==> flow/design.v <==
module ula(clock,rst,a,b,r,op,sb,sa,enable,sinA, sinB);
	input [7:0]a;
	input [7:0]b;
	input op;
	input clock;
	input rst;
	output reg [8:0]r;
	output sa, sb;
	input sinA;
	input sinB;
	reg saa;
	reg sbb;
	reg sinal;
	input enable;
	reg [6:0]aa;
	reg [6:0]bb;
	reg [7:0]rr;
	reg [7:0]rr_n;
	reg sinal_n;
	always @(*) begin
		saa = sinA;
		sbb = sinB;
		aa = a[6:0];
		bb = b[6:0];
		rr_n = rr;
		sinal_n = sinal;
		case(op)
			0: begin
				if(saa == 0 && sbb == 0)begin
					rr_n = aa + bb;
					sinal_n = 0;
				end
				if(saa == 1 && sbb == 0)begin
					if(aa > bb)begin
						rr_n = aa - bb;
						sinal_n = saa;
					end
					else begin
						rr_n = bb - aa;
						sinal_n = sbb;
					end
				end
				if(saa == 0 && sbb == 1)begin
					if(aa > bb)begin
						rr_n = aa - bb;
						sinal_n = saa;
					end
					else begin
						rr_n = bb - aa;
						sinal_n = sbb;
					end
				end
				if(saa == 1 && sbb == 1)begin
					rr_n = aa + bb;
					sinal_n = 1;
				end
			end	
			1: begin
			sbb = ~sbb;
			if(saa == 0 && sbb == 0)begin
					rr_n = aa + bb;
					sinal_n = 0;
				end
				if(saa == 1 && sbb == 0)begin
					if(aa > bb)begin
						rr_n = aa - bb;
						sinal_n = saa;
					end
					else begin
						rr_n = bb - aa;
						sinal_n = sbb;
					end
				end
				if(saa == 0 && sbb == 1)begin
					if(aa > bb)begin
						rr_n = aa - bb;
						sinal_n = saa;
					end
					else begin
						rr_n = bb - aa;
						sinal_n = sbb;
					end
				end
				if(saa == 1 && sbb == 1)begin
					rr_n = aa + bb;
					sinal_n = 1;
				end
			end	
		endcase
	end
	always @(posedge clock) begin
		if (rst) begin
			rr <= 0;
			sinal <= 0;
		end
		else begin
			rr <= rr_n;
			sinal <= sinal_n;
		end
	end
	always @(posedge clock) begin
		if (rst) begin
			r <= 0;
		end
		else if (rr==0) begin
			r[8] <= 1;
			r[7:0] <= rr;
		end
		else begin
			r[8] <= ~sinal;
			r[7:0] <= rr;
		end
	end
	assign sa = saa;
	assign sb = sbb;
endmodule
module bcdout(saida,saida1,saida2,in,enable);
	input [8:0] in;
	output reg [6:0]saida;
	output reg [6:0]saida1;
	output reg [6:0]saida2;
	input enable;
	reg sinal;
	reg [7:0]uni;
	reg [7:0]dez;
	reg [7:0]dezz;
	reg [7:0]cen;
	reg [6:0] su, sd, sc;
	reg [7:0] aux;
	always @(*) begin
		sinal = 0;
		aux = 0;
		uni = 0;
		dezz = 0;
		dez = 0;
		cen = 0;
		if (enable) begin
			sinal = in[8];
			aux[7:0] = in[7:0];
			uni = aux%10;
			dezz = aux%100;
			dez = dezz/10;
			cen = aux/100;
			case(uni)
				8'b00000000: 
					saida = 7'b0000001;
	            8'b00000001: 
					saida = 7'b1001111;
	            8'b00000010: 
					saida = 7'b0010010;
	            8'b00000011: 
					saida = 7'b0000110;
	            8'b00000100: 
					saida = 7'b1001100;
	            8'b00000101: 
					saida = 7'b0100100;
	            8'b00000110: 
					saida = 7'b0100000;
	            8'b00000111: 
					saida = 7'b0001111;
	            8'b00001000: 
					saida = 7'b0000000;
	            8'b00001001: 
					saida = 7'b0000100;
				default:
					saida = 7'b1111110;
        endcase
        		case(dez)
				8'b00000000: 
					saida1 = 7'b0000001;
	            8'b00000001: 
					saida1 = 7'b1001111;
	            8'b00000010: 
					saida1 = 7'b0010010;
	            8'b00000011: 
					saida1 = 7'b0000110;
	            8'b00000100: 
					saida1 = 7'b1001100;
	            8'b00000101: 
					saida1 = 7'b0100100;
	            8'b00000110: 
					saida1 = 7'b0100000;
	            8'b00000111: 
					saida1 = 7'b0001111;
	            8'b00001000: 
					saida1 = 7'b0000000;
	            8'b00001001: 
					saida1 = 7'b0000100;
				default:
					saida1 = 7'b1111110;
        endcase
        case(cen)
				8'b00000000: 
					saida2 = 7'b0000001;
	            8'b00000001: 
					saida2 = 7'b1001111;
				8'b00000010: 
					saida2 = 7'b0010010;
				default:
					saida2 = 7'b1111110;
        endcase
		end
		else begin
				saida = 7'b1111111;
				saida1 = 7'b1111111;
				saida2 = 7'b1111111;
			end	
	end
endmodule
module Remoto(clk,rst,entrada,comando,su,sd,suB,sdB,saida_1,saida1_1,saida2_1,soma_result_1,sinal_A,sinal_B);
parameter inicia            = 2'b00;   
parameter inicia_1          = 2'b01;    
parameter leitura           = 2'b10; 
parameter zera_B    = 3'b010;
parameter zera_tudo = 3'b011;
parameter soma      = 3'b100;
parameter sub       = 3'b101;
parameter muda_sinal= 3'b110;
parameter  DESLIGADO = 0;
parameter  ESPERA = 1;
parameter limite_um      =  4095; 
parameter lid_zero      =  3594;  
parameter  RECEBE_A_DEZ = 2;
parameter  RECEBE_A_UNI = 3;
parameter  MUDA_SINAL_A = 4;
parameter  RECEBE_A_DEZ_B = 5;
parameter  RECEBE_A_UNI_B = 6;
parameter  MUDA_SINAL_B = 7;
parameter  ZERA_TUDO = 8;	
parameter lid_um  			=  3281;  
parameter tempo_zero      =  648;
parameter tempo_bit  =  312;
input         clk;      
input         rst;
input         entrada;    
output reg [7:0] comando;
output reg[6:0] su;
output reg[6:0] sd;
output reg[6:0] suB;
output reg[6:0] sdB; 
wire [8:0] soma_result;
output reg [8:0] soma_result_1;
reg [4:0] estado_m;
reg [7:0] vetorA;
reg [7:0] vetorA_aux;
reg [7:0] vetorA_2;
reg [7:0] vetorA_1;
reg [7:0] vetorB;
reg [7:0] vetorB_aux;
reg [7:0] vetorB_1;
reg [7:0] vetorB_2;
reg on;
output reg sinal_A;
output reg sinal_B;
reg    [11:0] contado_inicial;            
reg           contado_inicial_flag;      
reg [26:0]delay;
reg [2:0]op;
wire [6:0] saida;
wire [6:0] saida1;
wire [6:0] saida2;
output [6:0] saida_1;
output [6:0] saida1_1;
output [6:0] saida2_1;
reg    [11:0] contador_inicial;           
reg           contador_inicial_flag;    
reg    [11:0] contagem;           
reg           contagem_flag;     
reg     [5:0] bitcount;              
reg     [1:0] estado;             
reg    [31:0] dados_control;        
reg nova_mensagem;
reg    [8:0] sr;
reg   [26:0] dl;        
assign saida_1 = saida;
assign saida1_1 = saida1;
assign saida2_1 = saida2;
ula G1(.clock(clk),.rst(rst),.a(vetorA),.b(vetorB),.r(soma_result),.op(op), .enable(on), .sinA(sinal_A),.sinB(sinal_B));
bcdout G2(.saida(saida),.saida1(saida1),.saida2(saida2),.in(soma_result_1),.enable(on));
always @(posedge clk )
if (rst)
			 contado_inicial <= 0;
else if ((estado == inicia) && !entrada)
			 contado_inicial <= contado_inicial + 1'b1;
		else                           
			 contado_inicial <= 0;	              		 	
always @(posedge clk)	
if (rst)
			 contador_inicial <= 0;
else if ((estado == inicia_1) && entrada)
			 contador_inicial <= contador_inicial + 1'b1;
		else  
			 contador_inicial <= 0;	            		 	
always @(posedge clk )
if (rst)
			 contagem <= 0;
else if ((estado == leitura) && entrada)
			 contagem <= contagem + 1'b1;
		else
			 contagem <= 1'b0;        
always @(posedge clk)
if (rst)
	     bitcount <= 6'b0;
else if (estado == leitura)
		begin
			if (contagem == tempo_bit)
					bitcount <= bitcount + 1'b1; 
		end   
	  else
	     bitcount <= 6'b0;
always @(posedge clk) 
		if (rst)
			estado <= inicia;
		else
			case (estado)
 			    inicia  : if (contado_inicial > lid_zero)  
			  	              estado <= inicia_1; 
			    inicia_1: if (contador_inicial > lid_um)
			  	              estado <= leitura;
			    leitura : if ((contagem >= limite_um) || (bitcount >= 33))
			  					      estado <= inicia;
	        default  : estado <= inicia; 
			 endcase
always @(posedge clk)
	  if (rst)
			 dados_control <= 0;
	  else if (estado == leitura)
		begin
			 if (contagem >= tempo_zero) 
			    dados_control[bitcount-1'b1] <= 1'b1;  
		end
		else
			 dados_control <= 0;
always @(posedge clk)
	  if (rst) begin
			comando <= 0;
			nova_mensagem <= 1'b0;
	  end
	  else if (bitcount == 32) begin
			 if (dados_control[31:24] == ~dados_control[23:16])
			 begin		
				comando[7:0] <= dados_control[23:16]; 
			 	nova_mensagem <= 1'b1;
			 end
			 else
				  nova_mensagem <= 1'b0 ;
		end
		else begin
			nova_mensagem <= 1'b0 ;
		end
always @(posedge clk) begin
	sr = soma_result_1;
	dl = delay;
	if (rst) begin
		estado_m <= DESLIGADO;
		on <= 0;
		op <= 1;
		vetorA <= 8'b11111111;
		vetorB <= 8'b11111111;
		sinal_A <= 0;
		sinal_B <= 0;
		soma_result_1 <= 0;
		delay <= 0;
	end
	else begin
	if(sr==0)begin
		sr=9'b000000000;
	end
	else if(!on && sr[8]==0) begin
		sr[8]=1'b1;
	end
	case(estado_m)
		DESLIGADO: begin
				if(comando == 8'b00010010 && nova_mensagem)begin
					estado_m <= ESPERA;
					on <= 1;
					vetorA<=0;
					vetorB<=0;
					op<=0;
					if(soma_result==0)begin
						sr=9'b000000000;
					end
				end
			end
		ESPERA:begin
				if(comando == 8'b00010010 && nova_mensagem)begin 
					vetorA<=8'b11111111;
					vetorB<=8'b11111111;
					sr = 9'b100000000;
					estado_m <= DESLIGADO;
					on<=0;
				end
				else if(comando == 8'b00001111)begin  
					estado_m <=  RECEBE_A_DEZ;
					vetorA<=0;
					sinal_A<=0;
					sr = 9'b100000000;
				end
				else if(comando == 8'b00010000)begin  
					estado_m <=  ZERA_TUDO;
					vetorA<=0;
					vetorB<=0;
					sinal_A<=0;
					sinal_B<=0;
					sr = 9'b100000000;
				end
				else if(comando == 8'b00010011)begin 
					estado_m <= RECEBE_A_DEZ_B;
					vetorB<=0;
					sinal_B<=0;
					sr = 9'b100000000;
				end
				else if(comando == 8'b00011010)begin 
					op<=0;
					if(soma_result==0)begin
						sr=9'b000000000;
					end
					else begin
						sr = soma_result;
					end
				end
				else if(comando == 8'b00011110)begin 
					op<=1;
					if(soma_result==0)begin
						sr=9'b000000000;
					end
					else begin
					sr = soma_result;
					end
				end
			end
		ZERA_TUDO:begin
				estado_m <= RECEBE_A_DEZ;
				sr = 9'b100000000;
		end
		RECEBE_A_DEZ_B:begin
				if(comando >= 0 && comando < 10)begin
					vetorB <=comando;
					sinal_B <=0;
					estado_m <= RECEBE_A_UNI_B;
					dl = 0;
				end
			end	
		RECEBE_A_DEZ:begin
				if(comando >= 0 && comando < 10)begin
					vetorA <= comando;
					sinal_A <=0;
					estado_m <= RECEBE_A_UNI;
					dl = 0;
				end
			end	
		RECEBE_A_UNI:begin
			dl = dl + 1'b1;
				if((dl > 78125 && (comando >= 0 && comando < 10)) && nova_mensagem)begin
					vetorA<=vetorA * 10 + comando;
					estado_m <= MUDA_SINAL_A;
					dl = 0;
				end
				else if((dl > 78125 && comando > 9) && nova_mensagem)begin
					estado_m <= MUDA_SINAL_A;
					dl = 0;
				end
			end
		RECEBE_A_UNI_B:begin
			dl = dl + 1'b1;
				if((dl > 78125 && (comando >= 0 && comando < 10)) && nova_mensagem)begin
					vetorB<=vetorB * 10 + comando;
					estado_m <= MUDA_SINAL_B;
					dl = 0;
				end
				else if((dl > 78125 && comando > 9) && nova_mensagem)begin
					estado_m <= MUDA_SINAL_B;
					dl = 0;
				end
			end
		MUDA_SINAL_A:begin
			if(comando == 8'b00001100)begin
				sinal_A<=~sinal_A;
				estado_m <=ESPERA;
			end
			else if(comando > 9 && comando != 8'b00001100)begin
				estado_m <=ESPERA;
			end
		end
		MUDA_SINAL_B:begin
			if(comando == 8'b00001100 )begin
				sinal_B<=~sinal_B;
				estado_m <=ESPERA;
			end
			else if(comando > 9 && comando != 8'b00001100)begin
				estado_m <=ESPERA;
			end
		end
	endcase	
	soma_result_1 <= sr;
	delay <= dl;
	end
end
always @(*) begin
		vetorA_1 = 0;
		vetorA_2 = 0;
		su = 7'b1111111;
		sd = 7'b1111111;
		if(vetorA > 200) begin
			su = 7'b1111111;
			sd = 7'b1111111;
		end
		else begin
			vetorA_1 = vetorA%10;
			vetorA_2 = vetorA/10;
			case(vetorA_1)
				0: 
					su = 7'b0000001;
	            1: 
					su = 7'b1001111;
	            2: 
					su = 7'b0010010;
	            3: 
					su = 7'b0000110;
	            4: 
					su = 7'b1001100;
	            5: 
					su = 7'b0100100;
	            6: 
					su = 7'b0100000;
	            7: 
					su = 7'b0001111;
	            8: 
					su = 7'b0000000;
	            9: 
					su = 7'b0000100;
        endcase
	        case(vetorA_2)
		        	0: 
		        		sd = 7'b0000001;
			        1: 
			        	sd = 7'b1001111;
			        2: 
			        	sd = 7'b0010010;
			        3: 
			        	sd = 7'b0000110;
			        4: 
			        	sd = 7'b1001100;
			        5: 
			        	sd = 7'b0100100;
			        6: 
			        	sd = 7'b0100000;
			        7: 
			        	sd = 7'b0001111;
			        8: 
			        	sd = 7'b0000000;
			        9: 
			        	sd = 7'b0000100;
			endcase
		end	
	end
	always @(*) begin
		vetorB_1 = 0;
		vetorB_2 = 0;
		suB = 7'b1111111;
		sdB = 7'b1111111;
		if(vetorB > 200) begin
			suB = 7'b1111111;
			sdB = 7'b1111111;
		end
		else begin
			vetorB_1 = vetorB%10;
			vetorB_2 = vetorB/10;
			case(vetorB_1)
					0: 
						suB = 7'b0000001;
		            1: 
						suB = 7'b1001111;
		            2: 
						suB = 7'b0010010;
		            3: 
						suB = 7'b0000110;
		            4: 
						suB = 7'b1001100;
		            5: 
						suB = 7'b0100100;
		            6: 
						suB = 7'b0100000;
		            7: 
						suB = 7'b0001111;
		            8: 
						suB = 7'b0000000;
		            9: 
						suB = 7'b0000100;
	        endcase
	        case(vetorB_2)
		        	0: 
		        		sdB = 7'b0000001;
			        1: 
			        	sdB = 7'b1001111;
			        2: 
			        	sdB = 7'b0010010;
			        3: 
			        	sdB = 7'b0000110;
			        4: 
			        	sdB = 7'b1001100;
			        5: 
			        	sdB = 7'b0100100;
			        6: 
			        	sdB = 7'b0100000;
			        7: 
			        	sdB = 7'b0001111;
			        8: 
			        	sdB = 7'b0000000;
			        9: 
			        	sdB = 7'b0000100;
			endcase
		end
	end	
endmodule
[Step by step through the tools: Remoto]
The steps from the RTL of Remoto to its reports follow in flow order.
Lines are those of the file above, counted from 1.
Not given: -
Design
  design top: Remoto
  clock input: clk
  standard-cell library: sky130hd
  library corner: tt_025C_1v80

[Word level]
Counts by Yosys on the flattened word-level netlist (proc, flatten, opt, wreduce; memories kept). Register bits leave out memories and registers merged into their read ports (data or address). Print and check cells are left out.
Memory sizes are those after Yosys's memory passes, which may raise the word count (mostly to a power of two), join words into wider ones and drop unused or constant bits.
Storage and ports
  output and inout port bits: 68
  memory bits (read-only): 672
  input bits: 3
  memories kept: 6
  word-level cells: 291
  register bits after elaboration: 164
Cells by class
  $mul: 2
  equality and inequality tests: 51
  add/subtract/negate cells: 12
  order comparisons: 12
  bitwise gates (word level): 14
  multiplexer cells: 108
  shifts and indexed selects: 1
  reduce/logical cells: 56
  divide/modulo/power cells: 8
Memory list
  (no name shown): depth 16, width 7, read ports 1, write ports 0, RTL line 569  | case(vetorB_1)
  (no name shown): depth 16, width 7, read ports 1, write ports 0, RTL line 591  | case(vetorB_2)
  (no name shown): depth 16, width 7, read ports 1, write ports 0, RTL line 511  | case(vetorA_1)
  (no name shown): depth 16, width 7, read ports 1, write ports 0, RTL line 533  | case(vetorA_2)
  (no name shown): depth 16, width 7, read ports 1, write ports 0, RTL line 144  | case(uni)
  (no name shown): depth 16, width 7, read ports 1, write ports 0, RTL line 168  | case(dez)
Operators by type and width (count)
  divider 8 x 4 -> 32 bit (second input constant): 3
  remainder unit 8 x 4 -> 32 bit (second input constant): 3
  divider 8 x 7 -> 32 bit (second input constant): 1
  remainder unit 8 x 7 -> 32 bit (second input constant): 1
  2-to-1 mux 8 bit: 21
  2-to-1 mux 7 bit: 13
  2-to-1 mux 27 bit: 3
  2-to-1 mux 9 bit: 9
  2-to-1 mux 5 bit: 13
  parallel mux 8 bit (select 4 bit): 2
  parallel mux 27 bit (select 2 bit): 1
  multiplier 8 x 3 -> 7 bit (second input constant): 2
  equality test 8 x 5 -> 1 bit (second input constant): 5
  parallel mux 5 bit (select 8 bit): 1
  adder 12 x 1 -> 12 bit (second input constant): 3
  2-to-1 mux 1 bit: 33
  variable shift 1 x 7 -> 32 bit (first input constant): 1
  bitwise AND 32 bit: 1
  OR 32 bit: 1
  inverter 32 bit: 1
  != test 2 bit (second input constant): 15
  adder 27 x 1 -> 27 bit (second input constant): 1
  greater-than comparator 27 x 17 -> 1 bit (second input constant): 1
  parallel mux 9 bit (select 3 bit): 1
  greater-than comparator 12 bit (second input constant): 2
  zero test 4 bit: 6
  parallel mux 7 bit (select 3 bit): 1
  equality test 5 x 3 -> 1 bit (second input constant): 4
Not listed: further kinds 57, cells in them 115.

[Depth]
Yosys ltp: most cells in a row. Word level: on the elaborated netlist, between registers, memories and ports. Mapped: between sequential cells and ports; inverters and the memories' decode and read muxes count.
Logic depth
  word-level depth: 11
  ABC_AREA: 0
  mapped depth: 28
  mapped depth without buffers: 26

[Mapped cells and area]
The flow's flattened synthesis, as Yosys stat reports it; memories are mapped. The netlist is that of the ABC_AREA named above (0 if unset); the other value can give another one.
Cells by type
  sky130_fd_sc_hd__dfxtp_1: count 153, area in all 3.06E+03 um^2
  sky130_fd_sc_hd__ha_1: count 120, area in all 1501.44 um^2
  sky130_fd_sc_hd__nor2_1: count 204, area in all 765.734 um^2
  sky130_fd_sc_hd__a21oi_1: count 125, area in all 625.6 um^2
  sky130_fd_sc_hd__o21ai_0: count 125, area in all 625.6 um^2
  sky130_fd_sc_hd__nand2_1: count 154, area in all 578.054 um^2
  sky130_fd_sc_hd__xnor2_1: count 59, area in all 516.746 um^2
  sky130_fd_sc_hd__xor2_1: count 52, area in all 455.437 um^2
  sky130_fd_sc_hd__nand3_1: count 65, area in all 325.312 um^2
  sky130_fd_sc_hd__mux2i_1: count 29, area in all 290.278 um^2
  sky130_fd_sc_hd__inv_1: count 71, area in all 266.506 um^2
  sky130_fd_sc_hd__nor3_1: count 52, area in all 260.25 um^2
  sky130_fd_sc_hd__o31ai_1: count 32, area in all 240.23 um^2
  sky130_fd_sc_hd__clkbuf_1: count 61, area in all 228.97 um^2
  sky130_fd_sc_hd__a21o_1: count 25, area in all 187.68 um^2
  sky130_fd_sc_hd__and3_1: count 27, area in all 168.912 um^2
  sky130_fd_sc_hd__a221oi_1: count 19, area in all 166.41 um^2
  sky130_fd_sc_hd__nor2b_1: count 26, area in all 162.656 um^2
Not listed: further types 83, cells in them 387.
Mapped netlist
  chip area (Yosys): 13534.2 um^2
  cell count: 1786
  sequential part of the area: 3062.9 um^2
  flip-flops: 153
The figures by module come from a second, unflattened synthesis with its own total; it is not the netlist above.
Unflattened totals
  cell total of the unflattened synthesis: 2001
  area total of the unflattened synthesis: 15224.6 um^2
Each row is one instance without its submodules.
By module
  Remoto: cells 1362, instances 1, area 10690.3 um^2
  bcdout: cells 442, instances 1, area 2909.0 um^2
  ula: cells 197, instances 1, area 1625.3 um^2

[Worst setup path after synthesis]
Path of least setup slack by OpenSTA after synthesis, without wires, with an ideal clock, recovery checks aside; 20% of the period is set as input and as output delay. Where synthesis merged equal registers, the netlist keeps one of their names.
Timing path after synthesis
  path kind: register to output
  start point: register soma_result_1[4]
  end point: output saida1_1[5]
  path buffers: 2
  delay of the path: 5.686 ns
  stages: 27
  external output delay: 2.800 ns
  arrival time: 5.686 ns
  period: 14.0 ns
  required time: 11.200 ns
  path slack: 5.514 ns
  synthesis period reached: 8.486 ns
"delay of the path" = arrival - input delay + setup time.
At an output port there is no setup time.
"stages" counts driving pins, that of a launching flip-flop among them; a cell with two outputs on the path counts twice.
"synthesis period reached" = period - worst setup slack (recovery checks aside). The figure is calculated, with input and output delays left at 20% of the set period.
Between the ends stands the longest chain of elaborated cells between them, by number of cells; it is not shown to be the way that was timed. Of several equally long chains one is given.
A line is the first line of the expression or statement that the cell stems from. Yosys adds cells for indexed reads and writes and turns some case tables into memories.
A memory read counts as a cell of the chain, while the word-level depth stops at memories.
Between the ends, after synthesis
  path through: sky130_fd_sc_hd__dfxtp_1 sky130_fd_sc_hd__buf_4 sky130_fd_sc_hd__inv_1 sky130_fd_sc_hd__ha_1 sky130_fd_sc_hd__or2_1 sky130_fd_sc_hd__a21oi_2 sky130_fd_sc_hd__inv_1 sky130_fd_sc_hd__ha_1 sky130_fd_sc_hd__o31ai_1 sky130_fd_sc_hd__nor4_1 sky130_fd_sc_hd__nor2_1 sky130_fd_sc_hd__ha_1 sky130_fd_sc_hd__or3_1 sky130_fd_sc_hd__ha_1 sky130_fd_sc_hd__o21ai_0 sky130_fd_sc_hd__o211ai_1 sky130_fd_sc_hd__a211o_1 sky130_fd_sc_hd__buf_2 sky130_fd_sc_hd__maj3_2 sky130_fd_sc_hd__mux2_2 sky130_fd_sc_hd__a221o_1 sky130_fd_sc_hd__o21ai_2 sky130_fd_sc_hd__inv_1 sky130_fd_sc_hd__ha_1 sky130_fd_sc_hd__inv_1 sky130_fd_sc_hd__a21boi_0 sky130_fd_sc_hd__o21ai_0
  length of the longest elaborated chain: 5
  elaborated cells between the ends (all ways): 6
  classes of those cells: 2 x div; 2 x mux; 1 x reduce/logical; 1 x memory
Ends and longest elaborated chain, after synthesis
  start, declared: RTL line 242  | output reg [8:0] soma_result_1;
  start, assigned: RTL line 362  | soma_result_1 <= 0;
  start, assigned: RTL line 495  | soma_result_1 <= sr;
  remainder unit 8 x 7 -> 32 bit: RTL line 141  | dezz = aux%100;
  divider 8 x 4 -> 32 bit: RTL line 142  | dez = dezz/10;
  memory read (16 x 7 bit): RTL line 168  | case(dez)
  2-to-1 mux 7 bit: RTL line 168
  2-to-1 mux 7 bit: RTL line 137  | if (enable) begin
  end, declared: RTL line 263  | output [6:0] saida1_1;

[Timing after layout]
From the final timing report of run 1: the path of least setup slack in the routed layout; clock arrival at registers is part of the times.
Timing path post-layout
  path kind: register to output
  start point: register soma_result_1[4]
  end point: output saida1_1[5]
  stages: 26
  arrival time: 8.01 ns
  period: 14.0 ns
  external output delay: 2.80 ns
  path buffers: 1
  required time: 11.20 ns
  path slack: 3.19 ns
Between the ends stands the longest chain of elaborated cells between them, by number of cells; it is not shown to be the way that was timed. Of several equally long chains one is given.
A memory read counts as a cell of the chain, while the word-level depth stops at memories.
Between the ends, post-layout
  path through: sky130_fd_sc_hd__dfxtp_1 sky130_fd_sc_hd__inv_1 sky130_fd_sc_hd__ha_1 sky130_fd_sc_hd__or2_1 sky130_fd_sc_hd__a21oi_2 sky130_fd_sc_hd__inv_1 sky130_fd_sc_hd__ha_1 sky130_fd_sc_hd__o31ai_1 sky130_fd_sc_hd__nor4_1 sky130_fd_sc_hd__nor2_1 sky130_fd_sc_hd__ha_1 sky130_fd_sc_hd__or3_1 sky130_fd_sc_hd__ha_1 sky130_fd_sc_hd__o21ai_0 sky130_fd_sc_hd__o211ai_1 sky130_fd_sc_hd__nor2_1 sky130_fd_sc_hd__o22a_1 sky130_fd_sc_hd__mux2_2 sky130_fd_sc_hd__a221o_1 sky130_fd_sc_hd__o21ai_2 sky130_fd_sc_hd__inv_1 sky130_fd_sc_hd__ha_1 sky130_fd_sc_hd__inv_1 sky130_fd_sc_hd__a21boi_0 sky130_fd_sc_hd__o21ai_0 sky130_fd_sc_hd__clkdlybuf4s50_1
  length of the longest elaborated chain: 5
  elaborated cells between the ends (all ways): 6
  classes of those cells: 2 x div; 2 x mux; 1 x reduce/logical; 1 x memory
Ends and longest elaborated chain, post-layout
  start, declared: RTL line 242  | output reg [8:0] soma_result_1;
  start, assigned: RTL line 362  | soma_result_1 <= 0;
  start, assigned: RTL line 495  | soma_result_1 <= sr;
  remainder unit 8 x 7 -> 32 bit: RTL line 141  | dezz = aux%100;
  divider 8 x 4 -> 32 bit: RTL line 142  | dez = dezz/10;
  memory read (16 x 7 bit): RTL line 168  | case(dez)
  2-to-1 mux 7 bit: RTL line 168
  2-to-1 mux 7 bit: RTL line 137  | if (enable) begin
  end, declared: RTL line 263  | output [6:0] saida1_1;

Ticket comment

Measured data: module Remoto, platform sky130hd, 6 stored runs of the flow under differing settings, order arbitrary. Input and output delays are each 20% of the period that was set; the output load is 0.01 pF.
By "achieved clock period (ns)" is meant the clock period of the run minus its worst setup slack. This is arithmetic on one report: input and output delays are still those of the set period (20% each).
"worst setup path time (ns)" is the time allowed to the run's worst setup path (the clock period less input and output delay, where it has them) less its slack. Clock arrival times count: a late capture clock shortens it, a late launch clock lengthens it.
"finish__power__total" rests on the timing tool's default activity at the inputs, not on a simulated workload.

settings of run 1
{
  "CORE_UTILIZATION": 40,
  "period_ns": 14.0,
  "CAP_MARGIN": 20,
  "CORE_MARGIN": 2,
  "SLEW_MARGIN": 20
}
report of run 1
yosys chip area after synthesis (um^2): 13534.2
finish__design__die__area: 35323.3
finish__design__instance__area__stdcell: 15122.0
finish__design__instance__utilization: 0.4521
finish__timing__setup__ws: 3.193
finish__timing__setup__tns: 0.000
finish__timing__hold__ws: 0.431
finish__power__total: 9.319e-04
achieved clock period (ns): 10.807
worst setup path time (ns): 8.01
worst setup path kind: register to output

settings of run 2
{
  "ABC_AREA": 1,
  "CAP_MARGIN": 15,
  "CORE_MARGIN": 3,
  "CORE_UTILIZATION": 71,
  "CTS_CLUSTER_DIAMETER": 346,
  "CTS_CLUSTER_SIZE": 59,
  "GPL_ROUTABILITY_DRIVEN": 0,
  "PLACE_DENSITY_LB_ADDON": 0.04,
  "SETUP_SLACK_MARGIN": -0.92,
  "period_ns": 11.8,
  "SLEW_MARGIN": 20
}
report of run 2
yosys chip area after synthesis (um^2): 13800.7
finish__design__die__area: 21147.0
finish__design__instance__area__stdcell: 15269.6
finish__design__instance__utilization: 0.8082
finish__timing__setup__ws: 3.151
finish__timing__setup__tns: 0.000
finish__timing__hold__ws: 0.450
finish__power__total: 1.087e-03
achieved clock period (ns): 8.649
worst setup path time (ns): 6.29
worst setup path kind: register to output

settings of run 3
{
  "ABC_AREA": 0,
  "CAP_MARGIN": 20,
  "CORE_MARGIN": 3,
  "CORE_UTILIZATION": 71,
  "CTS_CLUSTER_DIAMETER": 346,
  "CTS_CLUSTER_SIZE": 59,
  "GPL_ROUTABILITY_DRIVEN": 0,
  "MAX_ROUTING_LAYER": "met4",
  "PLACE_DENSITY_LB_ADDON": 0.04,
  "SETUP_SLACK_MARGIN": 2.83,
  "period_ns": 11.8,
  "SLEW_MARGIN": 20
}
report of run 3
yosys chip area after synthesis (um^2): 13534.2
finish__design__die__area: 20754.7
finish__design__instance__area__stdcell: 15114.5
finish__design__instance__utilization: 0.8245
finish__timing__setup__ws: 2.904
finish__timing__setup__tns: 0.000
finish__timing__hold__ws: 0.434
finish__power__total: 1.096e-03
achieved clock period (ns): 8.896
worst setup path time (ns): 6.54
worst setup path kind: register to output

settings of run 4
{
  "CORE_UTILIZATION": 40,
  "SETUP_SLACK_MARGIN": 0.2,
  "period_ns": 11.0,
  "CAP_MARGIN": 20,
  "CORE_MARGIN": 2,
  "SLEW_MARGIN": 20
}
report of run 4
yosys chip area after synthesis (um^2): 13534.2
finish__design__die__area: 35323.3
finish__design__instance__area__stdcell: 15054.4
finish__design__instance__utilization: 0.4501
finish__timing__setup__ws: 1.084
finish__timing__setup__tns: 0.000
finish__timing__hold__ws: 0.434
finish__power__total: 1.111e-03
achieved clock period (ns): 9.916
worst setup path time (ns): 7.72
worst setup path kind: register to output

settings of run 5
{
  "ABC_AREA": 1,
  "CAP_MARGIN": 5,
  "CELL_PAD_IN_SITES_DETAIL_PLACEMENT": 2,
  "CORE_ASPECT_RATIO": 0.59,
  "CORE_UTILIZATION": 31,
  "GPL_ROUTABILITY_DRIVEN": 0,
  "GPL_TIMING_DRIVEN": 0,
  "HOLD_SLACK_MARGIN": 0.26,
  "MAX_ROUTING_LAYER": "met4",
  "MIN_ROUTING_LAYER": "met1",
  "PLACE_DENSITY_LB_ADDON": 0.05,
  "SETUP_SLACK_MARGIN": 1.46,
  "SLEW_MARGIN": 5,
  "TNS_END_PERCENT": 90,
  "period_ns": 12.7,
  "CORE_MARGIN": 2
}
report of run 5
yosys chip area after synthesis (um^2): 13800.7
finish__design__die__area: 46280.7
finish__design__instance__area__stdcell: 15849.0
finish__design__instance__utilization: 0.3602
finish__timing__setup__ws: 3.347
finish__timing__setup__tns: 0.000
finish__timing__hold__ws: 0.454
finish__power__total: 1.056e-03
achieved clock period (ns): 9.353
worst setup path time (ns): 6.81
worst setup path kind: register to output

settings of run 6
{
  "CAP_MARGIN": 5,
  "CELL_PAD_IN_SITES_DETAIL_PLACEMENT": 2,
  "CORE_ASPECT_RATIO": 0.59,
  "CORE_UTILIZATION": 31,
  "GPL_ROUTABILITY_DRIVEN": 0,
  "GPL_TIMING_DRIVEN": 0,
  "HOLD_SLACK_MARGIN": 0.26,
  "MIN_ROUTING_LAYER": "met1",
  "PLACE_DENSITY_LB_ADDON": 0.05,
  "SETUP_SLACK_MARGIN": 3.57,
  "SLEW_MARGIN": 5,
  "TNS_END_PERCENT": 90,
  "period_ns": 12.7,
  "CORE_MARGIN": 2
}
report of run 6
yosys chip area after synthesis (um^2): 13534.2
finish__design__die__area: 45404.7
finish__design__instance__area__stdcell: 16166.8
finish__design__instance__utilization: 0.3776
finish__timing__setup__ws: 3.836
finish__timing__setup__tns: 0.000
finish__timing__hold__ws: 0.431
finish__power__total: 1.045e-03
achieved clock period (ns): 8.864
worst setup path time (ns): 6.32
worst setup path kind: register to output
